==> flow/design.v <==
module bellmanford (reset, clock, GMAR1, GMDR1, GMAR2, GMDR2, IMAR, IMDR, WMAR1, WMAR2, WMDR1, WMDR2, WMWDR, WMWAR, WMWE, OMAR, OMDR, OMWAR, OMWDR, OMWE, NegCycle, Finish);
input clock,reset;
output reg [12:0] GMAR1;
input wire [127:0] GMDR1;
output reg [12:0] GMAR2;
input wire [127:0] GMDR2;
output reg [12:0] IMAR;
input wire [7:0] IMDR;
output reg [12:0] WMAR1;
input wire [127:0] WMDR1;
output reg [12:0] WMAR2;
input wire [127:0] WMDR2;
output reg [12:0] WMWAR;
output reg [127:0] WMWDR;
output reg WMWE;
output wire [12:0] OMAR;
output wire [15:0] OMDR;
assign OMAR = 13'b0;
assign OMDR = 16'b0;
output reg [12:0] OMWAR;
output reg [15:0] OMWDR;
output reg OMWE;
output reg NegCycle;
output reg Finish;
parameter [4:0]  
Init    = 4'b0000,
Init1   = 4'b0001,
Init2   = 4'b0010,
Init3   = 4'b0011,
Upd_S   = 4'b0100,
Upd_D   = 4'b0101, 
BFA1    = 4'b0110,
BFA_Stall1 = 4'b0111,
BFA2    = 4'b1000,
BFA_Stall2    = 4'b1001,
BFA3    = 4'b1010,
BFA_Stall3 = 4'b1011,
BFA4    = 4'b1100,
BFA5    = 4'b1101,
BFA_Stall4 = 4'b1110,
BFA6    = 4'b1111,
OP1     = 5'b10000,
OP_Stall1 = 5'b10001,
OP2     = 5'b10010,
OP3     = 5'b10011,
OP4     = 5'b10100,
OP_Stall2 = 5'b10101,
Refresh1 = 5'b10110,
Refresh2 = 5'b10111,
End1 = 5'b11000,
End2 = 5'b11001,
End3 = 5'b11010;
reg [127:0] GMDR1_reg;
reg [127:0] GMDR2_reg;
reg [7:0] IMDR_reg;
reg [127:0] WMDR1_reg;
reg [127:0] WMDR2_reg;
always@(posedge clock)
begin
    GMDR1_reg <= GMDR1;
    GMDR2_reg <= GMDR2;
    IMDR_reg <= IMDR;
    WMDR1_reg <= WMDR1;
    WMDR2_reg <= WMDR2;
end
reg [7:0] NumNodes;
reg [7:0] NodeCounter;
reg [7:0] Ureg;
reg [7:0] NumLinks;
reg [7:0] LinkCounter;
reg [7:0] Vreg[0:8];
reg signed [7:0] Wreg[0:8];
reg signed [7:0] NewWeight;
reg [7:0] Sub;
reg BFA_flag;
reg signed [7:0] DistU;
reg First_Node;
reg NegativeCycleCheck;
reg FirstLine;
reg MultiLine;
reg [4:0]   current_state, next_state;
always@(posedge clock)
begin
       current_state <= next_state;
end
always@(posedge clock)
begin
	if(reset)
	begin
		WMWE <= 1'b0;
		OMWE <= 1'b0;
		Finish <= 1'b0;
		NegCycle <= 1'b0;
		GMAR1 <= 0;
		GMAR2 <= 0;
		IMAR <= 0;
		WMAR1 <= 0;
		WMAR2 <= 0;
		WMWAR <= 0;
		OMWAR <= 0;
		WMWDR <= 0;
	end
	else
	begin
    		casex(current_state)
    		Init:
    		    begin
                    GMAR1 <= 0;
                    GMAR2 <= 0;
                    IMAR <= 0;
                    WMWAR <= 0;
                    OMWAR <= 13'h1fff;
                    NodeCounter <= 8'h81;
                end
            Init1:
                begin
                end
            Init2:
                begin
                    GMAR1 <= GMAR1 + 1'b1;
                    if (NodeCounter == 8'h81)
                        begin
                            NumNodes <= GMDR1_reg[63:0] - 1'b1;
                            NodeCounter <= GMDR1_reg[7:0] - 2'b10;
    		    		    WMWAR <= WMWAR + 1'b1;
    		    		    WMWE <= 1'b1;
    		    		    WMWDR[127:107] <= 21'b100000000111111110000;
                            WMWDR[106:94] <= GMDR1_reg[12:0];
                        end
    		        else if(NodeCounter != 0)
    		    	    begin
    		    		    WMWAR <= WMWAR + 1'b1;
    		    		    WMWE <= 1'b1;
    		    		    WMWDR[127:107] <= 21'b100000000111111110000;
                            WMWDR[106:94] <= GMDR1_reg[12:0];
    		    		    NodeCounter <= NodeCounter - 8'b00000001;
    		    	    end
			        else
                        begin
                            WMWE <= 1'b0;
                            GMAR1 <= IMDR_reg - 1'b1;
                        end
                end
            Init3:
                begin
                     NodeCounter <= NumNodes;
                     IMAR <= IMAR + 1'b1;
                     OMWE <= 1'b0;
                     WMWE <= 1'b0;
                     GMAR1 <= IMAR + 1'b1;
                end
    		Upd_S:
                begin
				    WMWAR <= IMDR_reg;
                    WMWDR[127] = 1'b0;
                    WMWDR[126:119] = 0;
                    WMWDR[118:111] = IMDR_reg;
                    WMWDR[110:107] <= 4'b0010;
				    WMWE <= 1'b1;
				    WMAR1 <= IMDR_reg;                                       
                    NumLinks <= 0;
                    WMWDR[106:94] <= GMDR1_reg[12:0];
                end
            Upd_D:
                begin
				    WMWAR <= IMDR_reg;
                    WMWDR[127] = 1'b1;
                    WMWDR[126:119] = 8'h00;
                    WMWDR[118:111] = 8'hff;
                    WMWDR[110:107] <= 4'b0001;
				    WMWE <= 1'b1;
			    	WMAR2 <= GMDR2_reg[111:104];
                    WMWDR[106:94] <= GMDR1_reg[12:0];
                end
            BFA1:
                begin
                    IMAR <= IMAR - 1'b1;                                               
                    WMWE <= 1'b0;
                    First_Node <= 0;
                    NegativeCycleCheck <= 0;
                end
            BFA_Stall1:
                begin
                end
            BFA2:
                begin
                    FirstLine <= 1'b1;
                    casex(First_Node)
                        0:
                            begin
                                Ureg <= IMDR_reg;
                                NegativeCycleCheck <= 1'b1;
                                WMAR1 <= IMDR_reg;                                              
                                GMAR1 <= IMDR_reg - 1'b1;                                       
                                IMAR <= IMAR + 1'b1;
                            end
                        1:
                            begin
                                if(GMDR2_reg[127:120] == 0)
                                    begin
                                        NegativeCycleCheck <= 1'b0;
                                        Ureg <= GMDR1_reg[71:64];
                                        WMAR1 <= GMDR1_reg[71:64];                                
                                        NodeCounter <= NodeCounter - 1'b1;
                                        GMAR2 <= GMDR1_reg[71:64] - 1'b1;
                                    end
                                else if(WMDR1_reg[127] == 1'b0)
                                    begin
                                        Ureg <= WMAR1[7:0];
                                        GMAR2 <= WMAR1 - 1'b1;                            
                                    end
                                else if (WMDR1_reg[127] == 1'b1)
                                    begin
                                        if(WMAR1[7:0] == NumNodes)
                                            WMAR1 <= 0;
                                        else
                                            WMAR1 <= WMAR1 + 1'b1;
                                    end
                            end
                    endcase
                end
            BFA_Stall2:
                begin
                end
            BFA3:
                begin
                    GMAR1 <= 0;
                    if(First_Node == 1'b0)
                        GMAR2 <= GMDR1_reg[12:0];
                    else if (First_Node == 1'b1 && WMDR1_reg[127] == 1'b0)
                        GMAR2 <= GMDR2_reg[12:0];
                end
            BFA_Stall3:
                begin
                end
            BFA4:
                begin
                    if(FirstLine == 1'b1)
                        begin
                            DistU <= WMDR1_reg[126:119];
                            NumLinks <= GMDR2_reg[119:112];
                            if(GMDR2_reg[119:112] < 7)
                                begin
                                    MultiLine <= 1'b0;
                                    LinkCounter <= GMDR2_reg[119:112];
                                end
                            else
                                begin
                                    LinkCounter <= 7;
                                    MultiLine <= 1'b1;
                                end
				            Vreg[1] <= GMDR2_reg[111:104];
				            Wreg[1] <= GMDR2_reg[103:96];
				            Vreg[2] <= GMDR2_reg[95:88];
				            Wreg[2] <= GMDR2_reg[87:80];
				            Vreg[3] <= GMDR2_reg[79:72];
				            Wreg[3] <= GMDR2_reg[71:64]; 
				            Vreg[4] <= GMDR2_reg[63:56];
				            Wreg[4] <= GMDR2_reg[55:48]; 
				            Vreg[5] <= GMDR2_reg[47:40];
				            Wreg[5] <= GMDR2_reg[39:32]; 
				            Vreg[6] <= GMDR2_reg[31:24];
				            Wreg[6] <= GMDR2_reg[23:16];
				            Vreg[7] <= GMDR2_reg[15:8];
				            Wreg[7] <= GMDR2_reg[7:0];
                            Vreg[8] <= 0;
                            Wreg[8] <= 0;
                        end
                    else
                        begin
                            if(NumLinks > 8)
                                begin
                                    MultiLine <= 1'b1;
                                    LinkCounter <= 8;
                                end
                            else
                                begin
                                    MultiLine <= 1'b0;
                                    LinkCounter <= NumLinks;
                                end
                            Vreg[1] <= GMDR2_reg[127:120];
                            Wreg[1] <= GMDR2_reg[119:112];
				            Vreg[2] <= GMDR2_reg[111:104];
				            Wreg[2] <= GMDR2_reg[103:96];
				            Vreg[3] <= GMDR2_reg[95:88];
				            Wreg[3] <= GMDR2_reg[87:80];
				            Vreg[4] <= GMDR2_reg[79:72];
				            Wreg[4] <= GMDR2_reg[71:64]; 
				            Vreg[5] <= GMDR2_reg[63:56];
				            Wreg[5] <= GMDR2_reg[55:48]; 
				            Vreg[6] <= GMDR2_reg[47:40];
				            Wreg[6] <= GMDR2_reg[39:32]; 
				            Vreg[7] <= GMDR2_reg[31:24];
				            Wreg[7] <= GMDR2_reg[23:16];
				            Vreg[8] <= GMDR2_reg[15:8];
				            Wreg[8] <= GMDR2_reg[7:0];
                        end
                    Sub <= 0;
                end
            BFA5:
                begin
                    WMWE <= 1'b0;
                    if(WMDR1_reg[127] == 1'b1)
                    begin
                        NumLinks <= 0;
                        LinkCounter <= 0;
                    end
                    if (NumLinks == 0)
                    begin
                       First_Node <= 1'b1;
                    end
                    if(LinkCounter == 0 )
                    begin
                       FirstLine <= 1'b0;
                       GMAR2 <= GMAR2 + 1'b1;
                    end
                    if(NumLinks == 0 && LinkCounter == 0)
                        WMAR1 <= WMAR1 + 1'b1;
                    case(Sub)
                        0: 
                            begin
                                WMAR2 <= Vreg[1];
                                NewWeight <= DistU + Wreg[1];
                            end
                        1: 
                            begin
                                WMAR2 <= Vreg[2];  
                                NewWeight <= DistU + Wreg[2];
                            end
                        2:  
                            begin
                                WMAR2 <= Vreg[3];  
                                NewWeight <= DistU + Wreg[3];
                            end
                        3:  
                            begin
                                WMAR2 <= Vreg[4];  
                                NewWeight <= DistU + Wreg[4];
                            end
                        4:  
                            begin
                                WMAR2 <= Vreg[5];  
                                NewWeight <= DistU + Wreg[5];
                            end
                        5:  
                            begin
                                WMAR2 <= Vreg[6];  
                                NewWeight <= DistU + Wreg[6];
                            end
                        6:  
                            begin
                                WMAR2 <= Vreg[7];  
                                NewWeight <= DistU + Wreg[7];
                            end
                        7:  
                            begin
                                WMAR2 <= Vreg[8];  
                                NewWeight <= DistU + Wreg[8];
                            end
                    endcase
                end
            BFA_Stall4:
                begin
                end
            BFA6:
                begin
                   if($signed(WMDR2_reg[126:119]) > NewWeight || WMDR2_reg[127] == 1)
                    begin
                        NegativeCycleCheck <= 1'b1;
                        casex(Sub)
                            0:  begin
                                    WMWAR <= Vreg[1]; 
                                end
                            1:  begin
                                    WMWAR <= Vreg[2]; 
                                end
                            2:  begin 
                                    WMWAR <= Vreg[3]; 
                                end
                            3:  begin 
                                    WMWAR <= Vreg[4]; 
                                end
                            4:  begin 
                                    WMWAR <= Vreg[5]; 
                                end
                            5:  begin 
                                    WMWAR <= Vreg[6]; 
                                end
                            6:  begin 
                                    WMWAR <= Vreg[7]; 
                                end
                            7:  begin 
                                    WMWAR <= Vreg[8]; 
                                end
                        endcase
                        WMWDR[127] = 1'b0;
                        WMWDR[126:119] <= NewWeight;
                        WMWDR[118:111] <= Ureg;
                        WMWDR[110:107] <= WMDR2_reg[110:107];
                        WMWDR[106:94] <= WMDR2_reg[106:94];
                        WMWE <= 1'b1;
                   end
                   LinkCounter <= LinkCounter - 1'b1;
                   NumLinks <= NumLinks - 1'b1;
                   Sub <= Sub + 1'b1;
                end
            OP1:
                begin
                    WMAR2 <= IMDR_reg;
                end
            OP_Stall1:
                begin
                end
            OP2:
                begin
                    OMWAR <= OMWAR + 1'b1;
                    OMWDR <= WMDR2_reg[126:119];
                    OMWE <= 1'b1;
                    WMAR2 <= WMDR2_reg[118:111];
                end
            OP3:
                begin
                    OMWAR <= OMWAR + 1'b1;
                    OMWDR <= IMDR_reg;
                    OMWE <= 1'b1;
                    IMAR <= IMAR + 1'b1;
                end
            OP4:
                begin
                    OMWDR <= WMAR2;
                    OMWE <= 1'b1;
                    OMWAR <= OMWAR + 1'b1;
                    WMAR2 <= WMDR2_reg[118:111];
                    WMAR1 <= NumNodes;
                end
            OP_Stall2:
                begin
                    OMWE <= 1'b0;
                end
            End1:
                begin
                    if(IMDR_reg == 8'hff)
                    begin
                        NodeCounter <= NumNodes;
                        OMWDR <= 16'hFFFF;
                        OMWE <= 1'b1;
                        OMWAR <= OMWAR + 1'b1;
                    end
                    else
                    begin
                        OMWDR <= 8'h0;
                        OMWE <= 1'b1;
                        OMWAR <= OMWAR + 1'b1;
                    end
                end
            Refresh1:
                begin
                    OMWE <= 1'b0;
                    WMWAR <= NumNodes;
                    WMWDR[127:107] <= 21'b100000000111111110000;
                    WMWDR[106:94] <= WMDR1_reg[104:96];
                    WMWE <= 1'b1;
                    IMAR <= IMAR + 1'b1;
                end
            Refresh2:
                begin
                    WMWAR <= WMWAR - 1'b1;
                    WMWDR[127:107] <= 21'b100000000111111110000;
                    WMWE <= 1'b1;
                end
            End2:
                begin
                    OMWE <= 1'b0;
                    WMWE <= 1'b0;
                    Finish <= 1'b1; 
                end
            End3:
                begin
                    NegCycle <= 1'b1; 
                end
        endcase
	end
end
always@(*)
begin
	if(reset)
		next_state = Init;
	else if(current_state == Init)
        next_state = Init1;
    else if(current_state == Init1)
        next_state = Init2;
    else if(current_state == Init2)
	begin
		if (NodeCounter == 0)
			next_state = Init3;
        else
            next_state <= Init1;
	end
	else if(current_state == Init3)
			next_state = Upd_S;
	else if(current_state == Upd_S)
			next_state = Upd_D;
    else if(current_state == Upd_D)
            next_state = BFA1;
	else if(current_state == BFA1)
            next_state = BFA_Stall1;
    else if(current_state == BFA_Stall1)
            next_state = BFA2;
	else if(current_state == BFA2)
    begin
        if (WMDR1_reg[127] == 1'b1)
            next_state = BFA_Stall1;
        else if(First_Node == 1)
        begin
            if ((NegativeCycleCheck == 1'b0) && GMDR2_reg[127:120] == 8'h00 )
                next_state = OP1;
            else if((NodeCounter == 8'h01) && (NegativeCycleCheck == 1'b0) && GMDR2_reg[127:120] == 8'h00)
                next_state = OP1;
            else if((NodeCounter == 8'h01) && (NegativeCycleCheck == 1'b1))
                next_state = End3;
            else
                next_state = BFA_Stall2;
            end
        else if (WMDR1_reg[127] == 1'b0 && First_Node == 1'b0)
            next_state = BFA_Stall2;
        else if (WMDR1_reg[127] == 1'b1)
            next_state = BFA_Stall1;
        else
            next_state = BFA_Stall2;
    end
	else if(current_state == BFA_Stall2)
            next_state = BFA3;
	else if(current_state == BFA3)
    begin
        if(WMDR1_reg[127] == 1'b1)
            next_state = BFA2;
        else
            next_state = BFA_Stall3;
    end
	else if(current_state == BFA_Stall3)
    begin
        if(WMDR1_reg[127] == 1'b1)
            next_state = BFA5;
        else
            next_state = BFA4;
    end
	else if(current_state == BFA4)
            next_state = BFA5;
	else if(current_state == BFA5)
    begin
        if (WMDR1_reg[127] == 1'b1)
            next_state = BFA_Stall1;
        else if(NumLinks == 0 && LinkCounter == 0)
            next_state = BFA_Stall1;
        else if (NumLinks != 0 && LinkCounter == 0)
            next_state = BFA_Stall3;
        else
            next_state = BFA_Stall4;
    end
	else if(current_state == BFA_Stall4)
            next_state = BFA6;
	else if(current_state == BFA6)
            next_state = BFA5;
    else if(current_state == OP1)
            next_state = OP_Stall1;
    else if(current_state == OP_Stall1)
            next_state = OP2;
    else if(current_state == OP2)
            next_state = OP3;
    else if(current_state == OP3)
            next_state = OP4;
    else if(current_state == OP4)
        begin
            if(WMDR2_reg[108] == 1'b1)
                next_state = End1;
            else
                next_state = OP_Stall2;
        end
    else if(current_state == OP_Stall2)
            next_state = OP4;
    else if(current_state == Refresh1)
        next_state = Refresh2;
    else if(current_state == Refresh2)
        begin
            if(WMWAR == 0)
                next_state = Init3;
            else
                next_state = Refresh2;
        end
    else if(current_state == End1)
        begin
            if(IMDR_reg == 8'hFF)
                next_state = Refresh1;
            else
                next_state = End2;
        end
    else
        next_state = current_state;
end
endmodule
Memo
Re: synthesis data of bellmanford

**Tool chain data of bellmanford**

Each step is given for the RTL above and for the edited RTL.
Lines under "original" count in the file above, lines under "edited" in the edited file.
"difference": "edited" minus "original" as printed here.
Cell names lack the library's common part.
Not given: n/a

- Top module: bellmanford
- Clock port: clock
- Standard-cell library: sky130hd
- Library corner: tt_025C_1v80

**The edit**

Unified diff, file above to edited file.
A script made this edit. It changes what the design does and was not meant as an optimisation.

```diff
@@ -1,3 +1,3 @@
-module bellmanford (reset, clock, GMAR1, GMDR1, GMAR2, GMDR2, IMAR, IMDR, WMAR1, WMAR2, WMDR1, WMDR2, WMWDR, WMWAR, WMWE, OMAR, OMDR, OMWAR, OMWDR, OMWE, NegCycle, Finish);
+module bellmanford (reset, clock, GMAR1, GMDR1, GMAR2, GMDR2, IMAR, IMDR, WMAR1, WMAR2_pin, WMDR1, WMDR2, WMWDR, WMWAR, WMWE, OMAR, OMDR, OMWAR, OMWDR, OMWE, NegCycle, Finish);
 input clock,reset;
 output reg [12:0] GMAR1;
@@ -9,5 +9,5 @@
 output reg [12:0] WMAR1;
 input wire [127:0] WMDR1;
-output reg [12:0] WMAR2;
+output reg [12:0] WMAR2_pin;
 input wire [127:0] WMDR2;
 output reg [12:0] WMWAR;
@@ -23,4 +23,6 @@
 output reg NegCycle;
 output reg Finish;
+reg [12:0] WMAR2;
+always @(posedge clock) WMAR2_pin <= WMAR2;
 parameter [4:0]  
 Init    = 4'b0000,
```

**Word-level counts**

Yosys after proc, flatten, opt, wreduce and memory -nomap, before mapping. Print and check cells are not counted.

Word-level totals:

| what | original | edited | difference |
|---|---|---|---|
| flip-flop bits (word level) | 809 | 822 | +13 |
| elaborated cells | 349 | 350 | +1 |

Operators by class:

| what | original | edited | difference |
|---|---|---|---|
| mux-type cells | 131 | 131 | 0 |
| add/subtract/negate cells | 26 | 26 | 0 |
| equality and inequality tests | 56 | 56 | 0 |
| reductions and logical operators | 78 | 78 | 0 |
| magnitude comparators | 3 | 3 | 0 |
| bitwise logic cells | 4 | 4 | 0 |

Operators by type and width:

| cell | original | edited | difference |
|---|---|---|---|
| 9-bit by 1-bit != test with 1-bit output (second input constant) | 1 | 0 | -1 |
| 9-bit != test (second input constant) | 1 | 2 | +1 |

Unchanged operator kinds not shown: 69.

**Logic depth**

Yosys ltp: most cells in a row. Word level: on the elaborated netlist, between registers, memories and ports. Mapped: between sequential cells and ports; inverters and the memories' decode and read muxes count.

Depth:

| what | original | edited | difference |
|---|---|---|---|
| depth in word-level cells | 27 | 27 | 0 |
| ABC_AREA | 0 | 0 | n/a |
| depth in mapped cells | 17 | 16 | -1 |

**Synthesis result**

Source: synth_stat.txt of the flow (Yosys; design flattened, memories mapped). It holds for the ABC_AREA given above (unset counts as 0); a run with the other value may have another netlist.

Synthesis totals:

| what | original | edited | difference |
|---|---|---|---|
| standard cells after synthesis | 2,357 | 2,380 | +23 |
| sequential part of the area (um^2) | 13,332.8 | 13,492.9 | +160.1 |
| cell area after synthesis (um^2) | 24,987.7 | 25,180.4 | +192.7 |
| buffers | 291 | 286 | -5 |
| flip-flops | 564 | 572 | +8 |

Cell types:

| type | original | edited | difference |
|---|---|---|---|
| nand2_1 | 151 | 170 | +19 |
| nand3_1 | 58 | 72 | +14 |
| a211oi_1 | 32 | 21 | -11 |
| nand2b_1 | 16 | 5 | -11 |
| a22oi_1 | 42 | 32 | -10 |
| o21ai_0 | 97 | 106 | +9 |
| dfxtp_1 | 360 | 368 | +8 |
| o22ai_1 | 12 | 4 | -8 |
| a222oi_1 | 47 | 40 | -7 |
| xor2_1 | 44 | 51 | +7 |
| xnor2_1 | 66 | 72 | +6 |
| o2bb2ai_1 | 13 | 7 | -6 |
| and2_1 | 6 | 12 | +6 |
| o211ai_1 | 4 | 10 | +6 |
| nor2_1 | 171 | 166 | -5 |
| a221oi_1 | 26 | 31 | +5 |
| nand4_1 | 17 | 22 | +5 |
| a22o_1 | 9 | 4 | -5 |

Unchanged cell types not shown: 17.
The list need not be complete.

**Path before layout**

Source: OpenSTA report_checks on the synthesized netlist (no wires, ideal clock, input and output delay 20% of the period each), path of least setup slack; recovery checks are left aside. Register names are those of the netlist, which keeps one name where synthesis merged equal registers.

Path post-synthesis:

| what | original | edited | difference |
|---|---|---|---|
| kind | input-to-reg | input-to-reg | n/a |
| start point | in reset | in reset | n/a |
| end point | reg DistU[0] | reg DistU[0] | n/a |
| required time (ns) | 4.664 | 4.664 | 0.000 |
| stages on the path | 4 | 3 | -1 |
| external input delay (ns) | 1.000 | 1.000 | 0.000 |
| delay of the path (ns) | 6.806 | 6.904 | +0.098 |
| clock period (ns) | 5.0 | 5.0 | 0.0 |
| time at the first pin (ns) | 1.000 | 1.000 | 0.000 |
| path slack (ns) | -2.806 | -2.904 | -0.098 |
| data arrival time (ns) | 7.470 | 7.568 | +0.098 |
| library setup time (ns) | 0.336 | 0.336 | 0.000 |
| synthesis period reached (ns) | 7.806 | 7.904 | +0.098 |

"delay of the path" is the arrival time less input delay plus setup time.
"stages on the path" counts driving pins, that of a launching flip-flop among them; a cell with two outputs on the path counts twice.
"synthesis period reached" = period - worst setup slack (recovery checks aside). The figure is calculated, with input and output delays left at 20% of the set period.
Between the ends stands the longest chain of elaborated cells between them, by number of cells; it is not shown to be the way that was timed. Of several equally long chains one is given.
A line is the first line of the expression or statement that the cell stems from. Yosys adds cells for indexed reads and writes and turns some case tables into memories.

Between the ends, post-synthesis, original:
- Cell sequence: clkbuf_1 -> clkbuf_1 -> nor2_1 -> and2_1
- Length of the longest elaborated chain: 2
- Elaborated cells between the ends (all ways): 2
- Source lines of those cells: 0

Ends and longest elaborated chain, post-synthesis, original:

| what | line | source |
|---|---|---|
| start: declaration | 2 | `input clock,reset;` |
| 1-bit inverter | n/a |  |
| 3-bit AND reduction | n/a |  |
| end: assignment | 240 | `DistU <= WMDR1_reg[126:119];` |
| end: declaration | 76 | `reg signed [7:0] DistU;` |

Between the ends, post-synthesis, edited:
- Cell sequence: clkbuf_1 -> nor2b_1 -> and2_1
- Length of the longest elaborated chain: 2
- Elaborated cells between the ends (all ways): 2
- Source lines of those cells: 0

Ends and longest elaborated chain, post-synthesis, edited:

| what | line | source |
|---|---|---|
| start: declaration | 2 | `input clock,reset;` |
| 1-bit inverter | n/a |  |
| 3-bit AND reduction | n/a |  |
| end: assignment | 242 | `DistU <= WMDR1_reg[126:119];` |
| end: declaration | 78 | `reg signed [7:0] DistU;` |

**Path in the finished layout**

From the final timing report of each run of pair A: the path of least setup slack in the routed layout; clock arrival at registers is part of the times.

Path post-layout:

| what | original | edited | difference |
|---|---|---|---|
| kind | reg-to-reg | reg-to-reg | n/a |
| start point | reg Sub[5] | reg Sub[5] | n/a |
| end point | reg NewWeight[7] | reg NewWeight[6] | n/a |
| path slack (ns) | 0.47 | 0.29 | -0.18 |
| library setup time (ns) | 0.26 | 0.26 | 0.00 |
| clock period (ns) | 4.27 | 4.27 | 0.00 |
| time at the first pin (ns) | 0.62 | 0.65 | +0.03 |
| stages on the path | 11 | 12 | +1 |
| data arrival time (ns) | 4.16 | 4.35 | +0.19 |
| required time (ns) | 4.63 | 4.64 | +0.01 |

Between the ends stands the longest chain of elaborated cells between them, by number of cells; it is not shown to be the way that was timed. Of several equally long chains one is given.
A register here has more assigning lines than the two given.
original: Ways into the end's enable are left out, as the timed path ends at the data pin.

Between the ends, post-layout, original:
- Cell sequence: edfxtp_1 -> or4_1 -> or2_2 -> o21ai_0 -> ha_1 -> a21o_1 -> a21oi_1 -> nor2b_1 -> o21a_1 -> o41ai_1 -> xnor2_1
- Length of the longest elaborated chain: 2
- Elaborated cells between the ends (all ways): 9

Ends and longest elaborated chain, post-layout, original:

| what | line | source |
|---|---|---|
| start: declaration | 74 | `reg [7:0] Sub;` |
| start: assignment | 298 | `Sub <= 0;` |
| start: assignment | 405 | `Sub <= Sub + 1'b1;` |
| 8-bit by 3-bit == test with 1-bit output | 319 | `case(Sub)` |
| 8-bit parallel mux with 8-bit select | 319 |  |
| end: assignment | 323 | `NewWeight <= DistU + Wreg[1];` |
| end: assignment | 328 | `NewWeight <= DistU + Wreg[2];` |
| end: declaration | 73 | `reg signed [7:0] NewWeight;` |

edited: Ways into the end's enable are left out, as the timed path ends at the data pin.

Between the ends, post-layout, edited:
- Cell sequence: edfxtp_1 -> or4_4 -> or3_1 -> a221oi_1 -> nand3_1 -> ha_1 -> fa_1 -> a21o_1 -> a21oi_1 -> o21bai_1 -> a21oi_1 -> xnor2_1
- Length of the longest elaborated chain: 2
- Elaborated cells between the ends (all ways): 9

Ends and longest elaborated chain, post-layout, edited:

| what | line | source |
|---|---|---|
| start: declaration | 76 | `reg [7:0] Sub;` |
| start: assignment | 300 | `Sub <= 0;` |
| start: assignment | 407 | `Sub <= Sub + 1'b1;` |
| 8-bit by 3-bit == test with 1-bit output | 321 | `case(Sub)` |
| 8-bit parallel mux with 8-bit select | 321 |  |
| end: assignment | 325 | `NewWeight <= DistU + Wreg[1];` |
| end: assignment | 330 | `NewWeight <= DistU + Wreg[2];` |
| end: declaration | 75 | `reg signed [7:0] NewWeight;` |

**Flow runs**

Both versions went through the flow (Yosys, OpenROAD) with the same settings in each pair. Constraints: input delay and output delay 20% of the set period each, output load 0.01 pF.

Flow settings, pair A:
- period_ns: 4.27
- CAP_MARGIN: 20
- CORE_MARGIN: 2
- CORE_UTILIZATION: 40
- SLEW_MARGIN: 20

Results, pair A:

| what | original | edited | difference |
|---|---|---|---|
| period achieved (ns) | 3.803 | 3.979 | +0.176 |
| die area (um^2) | 64,485.5 | 64,974.0 | +488.5 |
| worst slack on setup checks (ns) | 0.467 | 0.291 | -0.176 |
| final design utilization (%) | 50.0 | 50.3 | +0.3 |
| mapped cell area after synthesis (um^2) | 24,987.7 | 25,180.4 | +192.7 |
| worst hold slack in the final report (ns) | 0.403 | 0.390 | -0.013 |

Flow settings, pair B:
- ABC_AREA: 0
- CORE_ASPECT_RATIO: 0.51
- CORE_UTILIZATION: 15
- CTS_CLUSTER_DIAMETER: 389
- CTS_CLUSTER_SIZE: 20
- HOLD_SLACK_MARGIN: -0.02
- MIN_ROUTING_LAYER: met1
- PLACE_DENSITY: 0.5
- SETUP_SLACK_MARGIN: 1.18
- TNS_END_PERCENT: 30
- period_ns: 4.13
- CAP_MARGIN: 20
- CORE_MARGIN: 2
- SLEW_MARGIN: 20

Results, pair B:

| what | original | edited | difference |
|---|---|---|---|
| period achieved (ns) | 3.450 | 3.404 | -0.046 |
| die area (um^2) | 170,052.0 | 171,349.0 | +1,297.0 |
| worst slack on setup checks (ns) | 0.680 | 0.726 | +0.046 |
| final design utilization (%) | 19.4 | 19.6 | +0.2 |
| mapped cell area after synthesis (um^2) | 24,987.7 | 25,180.4 | +192.7 |
| worst hold slack in the final report (ns) | 0.401 | 0.375 | -0.026 |

"period achieved": clock period set for the run, less the worst setup slack. It is reckoned from that one timing run; input and output delays stay at 20% of the period that was set.
